==> flow/design.v <==
module  rgb_hsv(
	input                         clk,
	input                         rst,	
	input	     [7:0]            rgb_r,
	input	     [7:0]            rgb_g,
	input	     [7:0]            rgb_b,	
	output reg [8:0] 			  hsv_h, 
	output reg [7:0] 			  hsv_s, 
	output reg [7:0] 			  hsv_v  
);
reg [7:0] top; 
reg [13:0] top_60; 
reg [2:0] rgb_se;
reg [2:0] rgb_se_n; 
reg [7:0] max; 
reg [7:0] min; 
reg [7:0] max_min; 
reg [7:0] hsv_s_m;
reg [7:0] max_n;
reg [7:0] division; 
wire r_g, r_b, g_b;
assign r_g = (rgb_r > rgb_g)? 1'b1:1'b0; 
assign r_b = (rgb_r > rgb_b)? 1'b1:1'b0; 
assign g_b = (rgb_g > rgb_b)? 1'b1:1'b0; 
always @ (posedge clk or negedge rst)
begin
	if (!rst)
	begin
		max <= 8'd0;
		min <= 8'd0;
		top <= 8'd0;
		rgb_se <= 3'b010;
	end
	else 
	begin
	case ({r_g,r_b,g_b})
	3'b000:
			begin 
			max <= rgb_b;
			min <= rgb_r;
			top <= rgb_g - rgb_r; 
			rgb_se <= 3'b000;
			end
	3'b001:
			begin 
			max <= rgb_g;
			min <= rgb_r;
			top <= rgb_b - rgb_r; 
			rgb_se <= 3'b001;
			end
	3'b011:
			begin 
			max <= rgb_g;
			min <= rgb_b;
			top <= rgb_r - rgb_b; 
			rgb_se <= 3'b011;
			end
	3'b100:
			begin 
			max <= rgb_b;
			min <= rgb_g;
			top <= rgb_r - rgb_g; 
			rgb_se <= 3'b100;
			end
	3'b110:
			begin 
			max <= rgb_r;
			min <= rgb_g;
			top <= rgb_b - rgb_g; 
			rgb_se <= 3'b110;
			end
	3'b111:
			begin 
			max <= rgb_r;
			min <= rgb_b;
			top <= rgb_g - rgb_b; 
			rgb_se <= 3'b111;
			end
	default
			begin
			max <= 8'd0;
			min <= 8'd0;
			top <= 8'd0;
			rgb_se <= 3'b010;
			end
	endcase
end
end
always @ (posedge clk or negedge rst)
begin
	if (!rst)
		begin
		top_60 <= 14'd0;
		rgb_se_n <= 3'b010;
		max_min <= 8'd0;
		max_n <= 8'd0;
		end
	else
		begin
		top_60 <= {top,6'b000000} - {top,2'b00}; 
		rgb_se_n <= rgb_se;
		max_min <= max - min;
		max_n <= max;
		end
end
always @ (*)
begin
	division = (max_min > 8'd0) ? top_60 / max_min : 8'd240; 
end
always @ (posedge clk or negedge rst)
begin
	if (!rst)
		hsv_h <= 9'd0;
	else 
	begin
	case (rgb_se_n)
	3'b000:
			hsv_h <= 9'd240 - division; 
	3'b001:
			hsv_h <= 9'd120 + division; 
	3'b011:
			hsv_h <= 9'd120 - division; 
	3'b100:
			hsv_h <= 9'd240 + division; 
	3'b110:
			hsv_h <= 9'd360 - division; 
	3'b111:
			hsv_h <= division; 
	default
			hsv_h <= 9'd0;
	endcase
end
end
always @ (*)
begin
	hsv_s_m = (max_n > 8'd0)? ((max_min == max_n) ? 8'd255 : {max_min[7:0],8'b00000000} / max_n) : 8'd0;
end
always@(posedge clk or negedge rst)
begin
	if (!rst)
      hsv_s <= 8'd0;
	else
	hsv_s <= hsv_s_m;
end
always@(posedge clk or negedge rst)
begin
  if (!rst)
  hsv_v <= 8'd0;
  else
  hsv_v <= max_n;
 end
endmodule
module HSVComparator (
    input   clk,
    input wire [8:0] hsv_get_h, hsv_get_s, hsv_get_v,
    input wire [8:0] hsv_set_h, hsv_set_s, hsv_set_v,
    input wire [2:0] threshold_level,
    output reg [1:0] similar_flag  
);
parameter THRESHOLD1_H = 60, THRESHOLD1_S = 32, THRESHOLD1_V = 32;   
parameter THRESHOLD2_H = 15, THRESHOLD2_S = 8,  THRESHOLD2_V = 8;  
parameter THRESHOLD3_H = 10, THRESHOLD3_S = 5,  THRESHOLD3_V = 5;  
parameter THRESHOLD4_H = 5,  THRESHOLD4_S = 3,  THRESHOLD4_V = 3;   
reg [8:0] h_diff, s_diff, v_diff;
function [8:0] abs_diff;
    input [8:0] a, b;
    if (a > b) begin
        abs_diff = a - b;
    end else begin
        abs_diff = b - a;
    end
endfunction
always @(posedge clk) begin
    similar_flag <= 2'b0;  
    h_diff = abs_diff(hsv_get_h, hsv_set_h);
    s_diff = abs_diff(hsv_get_s, hsv_set_s);
    v_diff = abs_diff(hsv_get_v, hsv_set_v);
    if (h_diff > 180) begin
        h_diff = 360 - h_diff;
    end
    if ({hsv_set_h,hsv_set_s,hsv_set_v} == 24'b0)begin
        similar_flag <= 2'b10;
    end
    else begin
    case(threshold_level)
        3'b000: begin  
            if (h_diff <= THRESHOLD1_H && s_diff <= THRESHOLD1_S && v_diff <= THRESHOLD1_V) begin
                similar_flag <= 2'b01;  
            end
        end
        3'b001: begin  
            if (h_diff <= THRESHOLD2_H && s_diff <= THRESHOLD2_S && v_diff <= THRESHOLD2_V) begin
                similar_flag <= 2'b01;  
            end
        end
        3'b010: begin  
            if (h_diff <= THRESHOLD3_H && s_diff <= THRESHOLD3_S && v_diff <= THRESHOLD3_V) begin
                similar_flag <= 2'b01;  
            end
        end
        3'b111: begin  
            if (h_diff <= THRESHOLD4_H && s_diff <= THRESHOLD4_S && v_diff <= THRESHOLD4_V) begin
                similar_flag <= 2'b01;  
            end
        end
        default: ;  
    endcase 
    end
end
endmodule
module color_match (
    input  wire       clk,
    input  wire       rst_n,
    input  wire [7:0] get_r,
    input  wire [7:0] get_g,
    input  wire [7:0] get_b,
    input  wire [7:0] set_r,
    input  wire [7:0] set_g,
    input  wire [7:0] set_b,
    input  wire [2:0] threshold_level,
    output wire [8:0] get_h,
    output wire [7:0] get_s,
    output wire [7:0] get_v,
    output wire [8:0] set_h,
    output wire [7:0] set_s,
    output wire [7:0] set_v,
    output wire [1:0] similar_flag
);
    rgb_hsv rgb_hsv_get_inst (
        .clk   (clk),
        .rst   (rst_n),
        .rgb_r (get_r),
        .rgb_g (get_g),
        .rgb_b (get_b),
        .hsv_h (get_h),
        .hsv_s (get_s),
        .hsv_v (get_v)
    );
    rgb_hsv rgb_hsv_set_inst (
        .clk   (clk),
        .rst   (rst_n),
        .rgb_r (set_r),
        .rgb_g (set_g),
        .rgb_b (set_b),
        .hsv_h (set_h),
        .hsv_s (set_s),
        .hsv_v (set_v)
    );
    HSVComparator HSVComparator_inst (
        .clk             (clk),
        .hsv_get_h       (get_h),
        .hsv_get_s       ({1'b0, get_s}),
        .hsv_get_v       ({1'b0, get_v}),
        .hsv_set_h       (set_h),
        .hsv_set_s       ({1'b0, set_s}),
        .hsv_set_v       ({1'b0, set_v}),
        .threshold_level (threshold_level),
        .similar_flag    (similar_flag)
    );
endmodule
== Reports on color_match ==
Each step is given for the RTL above and for the edited RTL.
Lines under "original" count in the file above, lines under "edited" in the edited file.
"change": "edited" minus "original" as printed here. "relative change": 100 x difference / "original".
Operators: Yosys type, input widths -> output width; for muxes data width and select width s.
The mark -- stands for no value.

* Top: color_match
* Clock input: clk
* Library: sky130hd
* Corner: tt_025C_1v80

== Diff ==
The edit as a unified diff against the file above.
The edited RTL no longer does the same as the RTL above: the edit was made by script, with no optimisation intended.

<pre>
@@ -217,5 +217,5 @@
     input  wire [7:0] set_r,
     input  wire [7:0] set_g,
-    input  wire [7:0] set_b,
+    input  wire [7:0] set_b_pin,
     input  wire [2:0] threshold_level,
     output wire [8:0] get_h,
@@ -227,4 +227,6 @@
     output wire [1:0] similar_flag
 );
+    reg [7:0] set_b;
+    always @(posedge clk) set_b <= set_b_pin;
     rgb_hsv rgb_hsv_get_inst (
         .clk   (clk),
</pre>

== Word level ==
Yosys after proc, flatten, opt, wreduce and memory -nomap, before mapping. Enables and synchronous resets that opt folds into registers are not counted as muxes. Memory bits, and registers merged into a memory's read port (data or address), are not among the register bits. Print and check cells are not counted. Equal cells are merged and count once.

{| class="wikitable"
|+ Storage and ports
! what !! original !! edited !! change !! relative change (%)
|-
| input bits || 53 || 53 || 0 || 0.00
|-
| elaborated cells || 168 || 169 || +1 || +0.60
|-
| register bits after elaboration || 172 || 180 || +8 || +4.65
|-
| output and inout bits || 52 || 52 || 0 || 0.00
|}

{| class="wikitable"
|+ Cells by class
! what !! original !! edited !! change !! relative change (%)
|-
| magnitude comparators || 26 || 26 || 0 || 0.00
|-
| divide/modulo/power cells || 4 || 4 || 0 || 0.00
|-
| mux-type cells || 31 || 31 || 0 || 0.00
|-
| reduce/logical cells || 26 || 26 || 0 || 0.00
|-
| equal/unequal tests || 25 || 25 || 0 || 0.00
|-
| add/sub/neg operators || 33 || 33 || 0 || 0.00
|}

Unchanged operator kinds not shown: 36.

== Depth ==
Longest topological path by Yosys (ltp), each cell counted once; first at word level (registers and memories cut), then after technology mapping (sequential cells cut; the memories' decode and read muxes count).

{| class="wikitable"
|+ Logic depth
! what !! original !! edited !! change !! relative change (%)
|-
| depth after elaboration || 9 || 9 || 0 || 0.00
|-
| ABC_AREA || 0 || 0 || -- || --
|-
| mapped depth || 151 || 151 || 0 || 0.00
|-
| gate-level depth less buffers || 142 || 142 || 0 || 0.00
|}

== Netlist ==
The flow's flattened synthesis, as Yosys stat reports it; memories are mapped. The netlist is that of the ABC_AREA named above (0 if unset); the other value can give another one.

{| class="wikitable"
|+ Cells by type
! cell !! original !! edited !! change !! relative change (%)
|-
| sky130_fd_sc_hd__dfxtp_1 || 2 || 10 || +8 || +400.00
|}

Unchanged cell types not shown: 119.

{| class="wikitable"
|+ Mapped netlist
! what !! original !! edited !! change !! relative change (%)
|-
| cell count || 4,320 || 4,328 || +8 || +0.19
|-
| flip-flops || 168 || 176 || +8 || +4.76
|-
| area of sequential cells (um^2) || 4,199.0 || 4,359.2 || +160.2 || +3.82
|-
| buffer cells || 128 || 128 || 0 || 0.00
|-
| synthesis area (um^2) || 33,246.9 || 33,407.0 || +160.1 || +0.48
|}

By module: a second synthesis without flattening, with its own total; a netlist apart from the flattened one above.

{| class="wikitable"
|+ Unflattened totals
! what !! original !! edited !! change !! relative change (%)
|-
| cells (unflattened synthesis) || 4,318 || 4,326 || +8 || +0.19
|-
| area (unflattened synthesis) (um^2) || 33,196.8 || 33,357.0 || +160.2 || +0.48
|}

Each row is one instance without its submodules.

{| class="wikitable"
|+ By module, original
! module !! area (um^2) !! cells !! sequential area (um^2) !! instances
|-
| rgb_hsv || 14,943.1 || 1,917 || 2,079.5 || 2
|-
| HSVComparator || 3,306.9 || 483 || 40.0 || 1
|-
| color_match || 3.8 || 1 || 0.0 || 1
|}

{| class="wikitable"
|+ By module, edited
! module !! area (um^2) !! cells !! sequential area (um^2) !! instances
|-
| rgb_hsv || 14,943.1 || 1,917 || 2,079.5 || 2
|-
| HSVComparator || 3,306.9 || 483 || 40.0 || 1
|-
| color_match || 163.9 || 9 || 160.2 || 1
|}

== Timing after synthesis ==
Source: OpenSTA report_checks on the synthesized netlist (no wires, ideal clock, input and output delay 20% of the period each), path of least setup slack; recovery checks are left aside. Register names are those of the netlist, which keeps one name where synthesis merged equal registers.

{| class="wikitable"
|+ Timing post-synthesis
! what !! original !! edited !! change !! relative change (%)
|-
| path kind || register to register || register to register || -- || --
|-
| start || register rgb_hsv_get_inst.max_n[0] || register rgb_hsv_get_inst.max_n[0] || -- || --
|-
| end || register rgb_hsv_get_inst.hsv_s[0] || register rgb_hsv_get_inst.hsv_s[0] || -- || --
|-
| path delay (ps) || 29,696 || 29,696 || 0 || 0.00
|-
| path slack (ps) || -1,697 || -1,697 || 0 || --
|-
| driving pins on the path || 146 || 146 || 0 || 0.00
|-
| clock period (ps) || 28,000 || 28,000 || 0 || 0.00
|-
| arrival time (ps) || 29,542 || 29,542 || 0 || 0.00
|-
| time at the first pin (ps) || 0 || 0 || 0 || --
|-
| library setup time (ps) || 154 || 154 || 0 || --
|-
| buffers on the path || 9 || 9 || 0 || 0.00
|-
| data required time (ps) || 27,846 || 27,846 || 0 || 0.00
|-
| synthesis period reached (ps) || 29,697 || 29,697 || 0 || 0.00
|}

"path delay" is the arrival time less input delay plus setup time.
"driving pins on the path": output pins that drive a net of the path, with the launching flip-flop's if there is one; two outputs of one cell count as two.
"synthesis period reached" is the clock period less the worst setup slack; recovery checks do not enter. This is arithmetic on one report: input and output delays are still those of the set period (20% each).
Between the ends stands the longest chain of elaborated cells between them, by number of cells; it is not shown to be the way that was timed. Of several equally long chains one is given.
A line is the first line of the expression or statement that the cell stems from. Yosys adds cells for indexed reads and writes and turns some case tables into memories.

Between the ends, post-synthesis, original:
* Cell sequence: sky130_fd_sc_hd__dfrtp_1 > sky130_fd_sc_hd__clkbuf_1 > sky130_fd_sc_hd__clkinv_1 > sky130_fd_sc_hd__ha_1 > sky130_fd_sc_hd__a21oi_1 > sky130_fd_sc_hd__a21oi_1 > sky130_fd_sc_hd__ha_1 > sky130_fd_sc_hd__or4b_2 > sky130_fd_sc_hd__o311ai_0 > sky130_fd_sc_hd__a32oi_1 > sky130_fd_sc_hd__ha_1 > sky130_fd_sc_hd__o211ai_1 > sky130_fd_sc_hd__a211oi_4 > sky130_fd_sc_hd__mux2i_1 > sky130_fd_sc_hd__inv_1 > sky130_fd_sc_hd__ha_1 > sky130_fd_sc_hd__or3_1 > sky130_fd_sc_hd__o22a_1 > [... 110 more ...] > sky130_fd_sc_hd__nor2_1 > sky130_fd_sc_hd__o21ai_0 > sky130_fd_sc_hd__nand2b_1 > sky130_fd_sc_hd__a21oi_1 > sky130_fd_sc_hd__inv_1 > sky130_fd_sc_hd__a311oi_1 > sky130_fd_sc_hd__and3_1 > sky130_fd_sc_hd__mux2_1 > sky130_fd_sc_hd__mux2_2 > sky130_fd_sc_hd__ha_1 > sky130_fd_sc_hd__a21o_1 > sky130_fd_sc_hd__a21oi_1 > sky130_fd_sc_hd__nor2_1 > sky130_fd_sc_hd__nand2b_1 > sky130_fd_sc_hd__nand4_1 > sky130_fd_sc_hd__a2111oi_0 > sky130_fd_sc_hd__o2111a_1 > sky130_fd_sc_hd__a21oi_1
* Cells in the longest elaborated chain: 3
* Elaborated cells on any way between the ends: 5
* Source lines of those cells: 1
* Classes of those cells: 1 x div; 1 x compare; 1 x eq/ne; 2 x mux

{| class="wikitable"
|+ RTL lines, path post-synthesis, original
! what !! line !! RTL
|-
| from (decl) || 19 || <nowiki>reg [7:0] max_n;</nowiki>
|-
| from (assign) || 96 || <nowiki>max_n <= 8'd0;</nowiki>
|-
| from (assign) || 103 || <nowiki>max_n <= max;</nowiki>
|-
| $div 16x8->16 || 136 || <nowiki>hsv_s_m = (max_n > 8'd0)? ((max_min == max_n) ? 8'd255 : {max_min[7:0],8'b00000000} / max_n) : 8'd0;</nowiki>
|-
| $mux 8 x2 || 136 ||
|-
| to (assign) || 141 || <nowiki>hsv_s <= 8'd0;</nowiki>
|-
| to (assign) || 143 || <nowiki>hsv_s <= hsv_s_m;</nowiki>
|-
| to (decl) || 8 || <nowiki>output reg [7:0] hsv_s,</nowiki>
|}

Between the ends, post-synthesis, edited:
* Cell sequence: sky130_fd_sc_hd__dfrtp_1 > sky130_fd_sc_hd__clkbuf_1 > sky130_fd_sc_hd__clkinv_1 > sky130_fd_sc_hd__ha_1 > sky130_fd_sc_hd__a21oi_1 > sky130_fd_sc_hd__a21oi_1 > sky130_fd_sc_hd__ha_1 > sky130_fd_sc_hd__or4b_2 > sky130_fd_sc_hd__o311ai_0 > sky130_fd_sc_hd__a32oi_1 > sky130_fd_sc_hd__ha_1 > sky130_fd_sc_hd__o211ai_1 > sky130_fd_sc_hd__a211oi_4 > sky130_fd_sc_hd__mux2i_1 > sky130_fd_sc_hd__inv_1 > sky130_fd_sc_hd__ha_1 > sky130_fd_sc_hd__or3_1 > sky130_fd_sc_hd__o22a_1 > [... 110 more ...] > sky130_fd_sc_hd__nor2_1 > sky130_fd_sc_hd__o21ai_0 > sky130_fd_sc_hd__nand2b_1 > sky130_fd_sc_hd__a21oi_1 > sky130_fd_sc_hd__inv_1 > sky130_fd_sc_hd__a311oi_1 > sky130_fd_sc_hd__and3_1 > sky130_fd_sc_hd__mux2_1 > sky130_fd_sc_hd__mux2_2 > sky130_fd_sc_hd__ha_1 > sky130_fd_sc_hd__a21o_1 > sky130_fd_sc_hd__a21oi_1 > sky130_fd_sc_hd__nor2_1 > sky130_fd_sc_hd__nand2b_1 > sky130_fd_sc_hd__nand4_1 > sky130_fd_sc_hd__a2111oi_0 > sky130_fd_sc_hd__o2111a_1 > sky130_fd_sc_hd__a21oi_1
* Cells in the longest elaborated chain: 3
* Elaborated cells on any way between the ends: 5
* Source lines of those cells: 1
* Classes of those cells: 1 x div; 1 x compare; 1 x eq/ne; 2 x mux

{| class="wikitable"
|+ RTL lines, path post-synthesis, edited
! what !! line !! RTL
|-
| from (decl) || 19 || <nowiki>reg [7:0] max_n;</nowiki>
|-
| from (assign) || 96 || <nowiki>max_n <= 8'd0;</nowiki>
|-
| from (assign) || 103 || <nowiki>max_n <= max;</nowiki>
|-
| $div 16x8->16 || 136 || <nowiki>hsv_s_m = (max_n > 8'd0)? ((max_min == max_n) ? 8'd255 : {max_min[7:0],8'b00000000} / max_n) : 8'd0;</nowiki>
|-
| $mux 8 x2 || 136 ||
|-
| to (assign) || 141 || <nowiki>hsv_s <= 8'd0;</nowiki>
|-
| to (assign) || 143 || <nowiki>hsv_s <= hsv_s_m;</nowiki>
|-
| to (decl) || 8 || <nowiki>output reg [7:0] hsv_s,</nowiki>
|}

== Worst path after layout ==
From the final timing report of each run of pair A: the path of least setup slack in the routed layout; clock arrival at registers is part of the times.
The path's times are printed in steps of 10 ps; the period is the one set.

{| class="wikitable"
|+ Timing after layout
! what !! original !! edited !! change !! relative change (%)
|-
| path kind || register to register || register to register || -- || --
|-
| start || register rgb_hsv_get_inst.max_n[6] || register rgb_hsv_set_inst.max_n[4] || -- || --
|-
| end || register rgb_hsv_get_inst.hsv_s[0] || register rgb_hsv_set_inst.hsv_s[0] || -- || --
|-
| buffers on the path || 4 || 7 || +3 || +75.00
|-
| time at the first pin (ps) || 450 || 470 || +20 || +4.44
|-
| path slack (ps) || 870 || 1,010 || +140 || --
|-
| library setup time (ps) || 140 || 120 || -20 || --
|-
| driving pins on the path || 139 || 136 || -3 || -2.16
|-
| arrival time (ps) || 26,640 || 26,530 || -110 || -0.41
|-
| data required time (ps) || 27,520 || 27,540 || +20 || +0.07
|-
| clock period (ps) || 27,200 || 27,200 || 0 || 0.00
|}

Between the ends stands the longest chain of elaborated cells between them, by number of cells; it is not shown to be the way that was timed. Of several equally long chains one is given.

Between the ends, after layout, original:
* Cell sequence: sky130_fd_sc_hd__dfrtp_1 > sky130_fd_sc_hd__nor4_4 > sky130_fd_sc_hd__nand2_2 > sky130_fd_sc_hd__nor2_4 > sky130_fd_sc_hd__a21oi_2 > sky130_fd_sc_hd__a21oi_2 > sky130_fd_sc_hd__ha_1 > sky130_fd_sc_hd__or4b_4 > sky130_fd_sc_hd__o311ai_2 > sky130_fd_sc_hd__a32oi_1 > sky130_fd_sc_hd__ha_1 > sky130_fd_sc_hd__o211ai_1 > sky130_fd_sc_hd__a211oi_4 > sky130_fd_sc_hd__buf_6 > sky130_fd_sc_hd__mux2i_2 > sky130_fd_sc_hd__inv_1 > sky130_fd_sc_hd__ha_2 > sky130_fd_sc_hd__or3_1 > [... 103 more ...] > sky130_fd_sc_hd__nor2_1 > sky130_fd_sc_hd__o21ai_1 > sky130_fd_sc_hd__nand2b_1 > sky130_fd_sc_hd__a21oi_2 > sky130_fd_sc_hd__inv_1 > sky130_fd_sc_hd__a311oi_2 > sky130_fd_sc_hd__and3_4 > sky130_fd_sc_hd__mux2_4 > sky130_fd_sc_hd__mux2_4 > sky130_fd_sc_hd__ha_4 > sky130_fd_sc_hd__a21o_1 > sky130_fd_sc_hd__a21oi_2 > sky130_fd_sc_hd__nor2_2 > sky130_fd_sc_hd__nand2b_1 > sky130_fd_sc_hd__nand4_1 > sky130_fd_sc_hd__a2111oi_2 > sky130_fd_sc_hd__o2111a_1 > sky130_fd_sc_hd__a21oi_2
* Cells in the longest elaborated chain: 3
* Elaborated cells on any way between the ends: 5
* Source lines of those cells: 1
* Classes of those cells: 1 x div; 1 x compare; 1 x eq/ne; 2 x mux

{| class="wikitable"
|+ RTL lines, path after layout, original
! what !! line !! RTL
|-
| from (decl) || 19 || <nowiki>reg [7:0] max_n;</nowiki>
|-
| from (assign) || 96 || <nowiki>max_n <= 8'd0;</nowiki>
|-
| from (assign) || 103 || <nowiki>max_n <= max;</nowiki>
|-
| $div 16x8->16 || 136 || <nowiki>hsv_s_m = (max_n > 8'd0)? ((max_min == max_n) ? 8'd255 : {max_min[7:0],8'b00000000} / max_n) : 8'd0;</nowiki>
|-
| $mux 8 x2 || 136 ||
|-
| to (assign) || 141 || <nowiki>hsv_s <= 8'd0;</nowiki>
|-
| to (assign) || 143 || <nowiki>hsv_s <= hsv_s_m;</nowiki>
|-
| to (decl) || 8 || <nowiki>output reg [7:0] hsv_s,</nowiki>
|}

Between the ends, after layout, edited:
* Cell sequence: sky130_fd_sc_hd__dfrtp_1 > sky130_fd_sc_hd__nor4_4 > sky130_fd_sc_hd__nand2_1 > sky130_fd_sc_hd__nor2_2 > sky130_fd_sc_hd__a21oi_2 > sky130_fd_sc_hd__a21oi_2 > sky130_fd_sc_hd__ha_1 > sky130_fd_sc_hd__or4b_4 > sky130_fd_sc_hd__o311ai_4 > sky130_fd_sc_hd__a22oi_2 > sky130_fd_sc_hd__ha_1 > sky130_fd_sc_hd__o211ai_1 > sky130_fd_sc_hd__a311oi_2 > sky130_fd_sc_hd__buf_4 > sky130_fd_sc_hd__a2bb2oi_4 > sky130_fd_sc_hd__inv_2 > sky130_fd_sc_hd__ha_4 > sky130_fd_sc_hd__o211ai_1 > [... 100 more ...] > sky130_fd_sc_hd__o21a_1 > sky130_fd_sc_hd__o21a_1 > sky130_fd_sc_hd__o21a_1 > sky130_fd_sc_hd__o21ai_2 > sky130_fd_sc_hd__nand2b_1 > sky130_fd_sc_hd__a21oi_4 > sky130_fd_sc_hd__o211ai_1 > sky130_fd_sc_hd__nor4b_2 > sky130_fd_sc_hd__buf_4 > sky130_fd_sc_hd__mux2i_1 > sky130_fd_sc_hd__o21ai_1 > sky130_fd_sc_hd__ha_1 > sky130_fd_sc_hd__a21o_1 > sky130_fd_sc_hd__a21oi_2 > sky130_fd_sc_hd__o2111ai_2 > sky130_fd_sc_hd__or4_4 > sky130_fd_sc_hd__o41ai_2 > sky130_fd_sc_hd__o31ai_1
* Cells in the longest elaborated chain: 3
* Elaborated cells on any way between the ends: 5
* Source lines of those cells: 1
* Classes of those cells: 1 x div; 1 x compare; 1 x eq/ne; 2 x mux

{| class="wikitable"
|+ RTL lines, path after layout, edited
! what !! line !! RTL
|-
| from (decl) || 19 || <nowiki>reg [7:0] max_n;</nowiki>
|-
| from (assign) || 96 || <nowiki>max_n <= 8'd0;</nowiki>
|-
| from (assign) || 103 || <nowiki>max_n <= max;</nowiki>
|-
| $div 16x8->16 || 136 || <nowiki>hsv_s_m = (max_n > 8'd0)? ((max_min == max_n) ? 8'd255 : {max_min[7:0],8'b00000000} / max_n) : 8'd0;</nowiki>
|-
| $mux 8 x2 || 136 ||
|-
| to (assign) || 141 || <nowiki>hsv_s <= 8'd0;</nowiki>
|-
| to (assign) || 143 || <nowiki>hsv_s <= hsv_s_m;</nowiki>
|-
| to (decl) || 8 || <nowiki>output reg [7:0] hsv_s,</nowiki>
|}

== Measured runs ==
Both versions went through the flow (Yosys, OpenROAD) with the same settings in each pair. Constraints: input delay and output delay 20% of the set period each, output load 0.01 pF.

Flow settings, pair A:
* CORE_UTILIZATION: 40
* PLACE_DENSITY: 0.6
* period_ns: 27.2
* CAP_MARGIN: 20
* CORE_MARGIN: 2
* SLEW_MARGIN: 20

{| class="wikitable"
|+ Results, pair A
! what !! original !! edited !! change !! relative change (%)
|-
| total negative slack (ps) || 0 || 0 || 0 || --
|-
| worst hold slack in the final report (ps) || 354 || 347 || -7 || --
|-
| worst slack on setup checks (ps) || 874 || 1,015 || +141 || --
|-
| synthesized cell area (um^2) || 33,246.9 || 33,407.0 || +160.1 || +0.48
|-
| area of the standard cells in the finished layout (um^2) || 40,983.1 || 40,710.3 || -272.8 || -0.67
|-
| post-layout utilization (%) || 49.8 || 49.4 || -0.4 || --
|-
| period achieved (ps) || 26,326 || 26,185 || -141 || -0.54
|-
| overall die area (um^2) || 85,439.3 || 85,846.1 || +406.8 || +0.48
|}

Flow settings, pair B:
* ABC_AREA: 1
* CAP_MARGIN: 20
* CORE_ASPECT_RATIO: 0.53
* CORE_MARGIN: 9
* CORE_UTILIZATION: 39
* CTS_CLUSTER_SIZE: 47
* MAX_ROUTING_LAYER: met5
* PLACE_DENSITY: 0.48
* SETUP_SLACK_MARGIN: 3.45
* SLEW_MARGIN: 5
* TNS_END_PERCENT: 10
* period_ns: 19.4

{| class="wikitable"
|+ Results, pair B
! what !! original !! edited !! change !! relative change (%)
|-
| total negative slack (ps) || -51,063 || -52,779 || -1,716 || --
|-
| worst hold slack in the final report (ps) || 350 || 354 || +4 || --
|-
| worst slack on setup checks (ps) || -3,133 || -3,239 || -106 || --
|-
| synthesized cell area (um^2) || 33,009.2 || 33,169.3 || +160.1 || +0.49
|-
| area of the standard cells in the finished layout (um^2) || 50,871.3 || 50,023.0 || -848.3 || -1.67
|-
| post-layout utilization (%) || 60.8 || 59.7 || -1.1 || --
|-
| period achieved (ps) || 22,533 || 22,639 || +106 || +0.47
|-
| overall die area (um^2) || 95,969.1 || 96,405.5 || +436.4 || +0.45
|}

"period achieved": clock period set for the run, less the worst setup slack. It is reckoned from that one timing run; input and output delays stay at 20% of the period that was set.
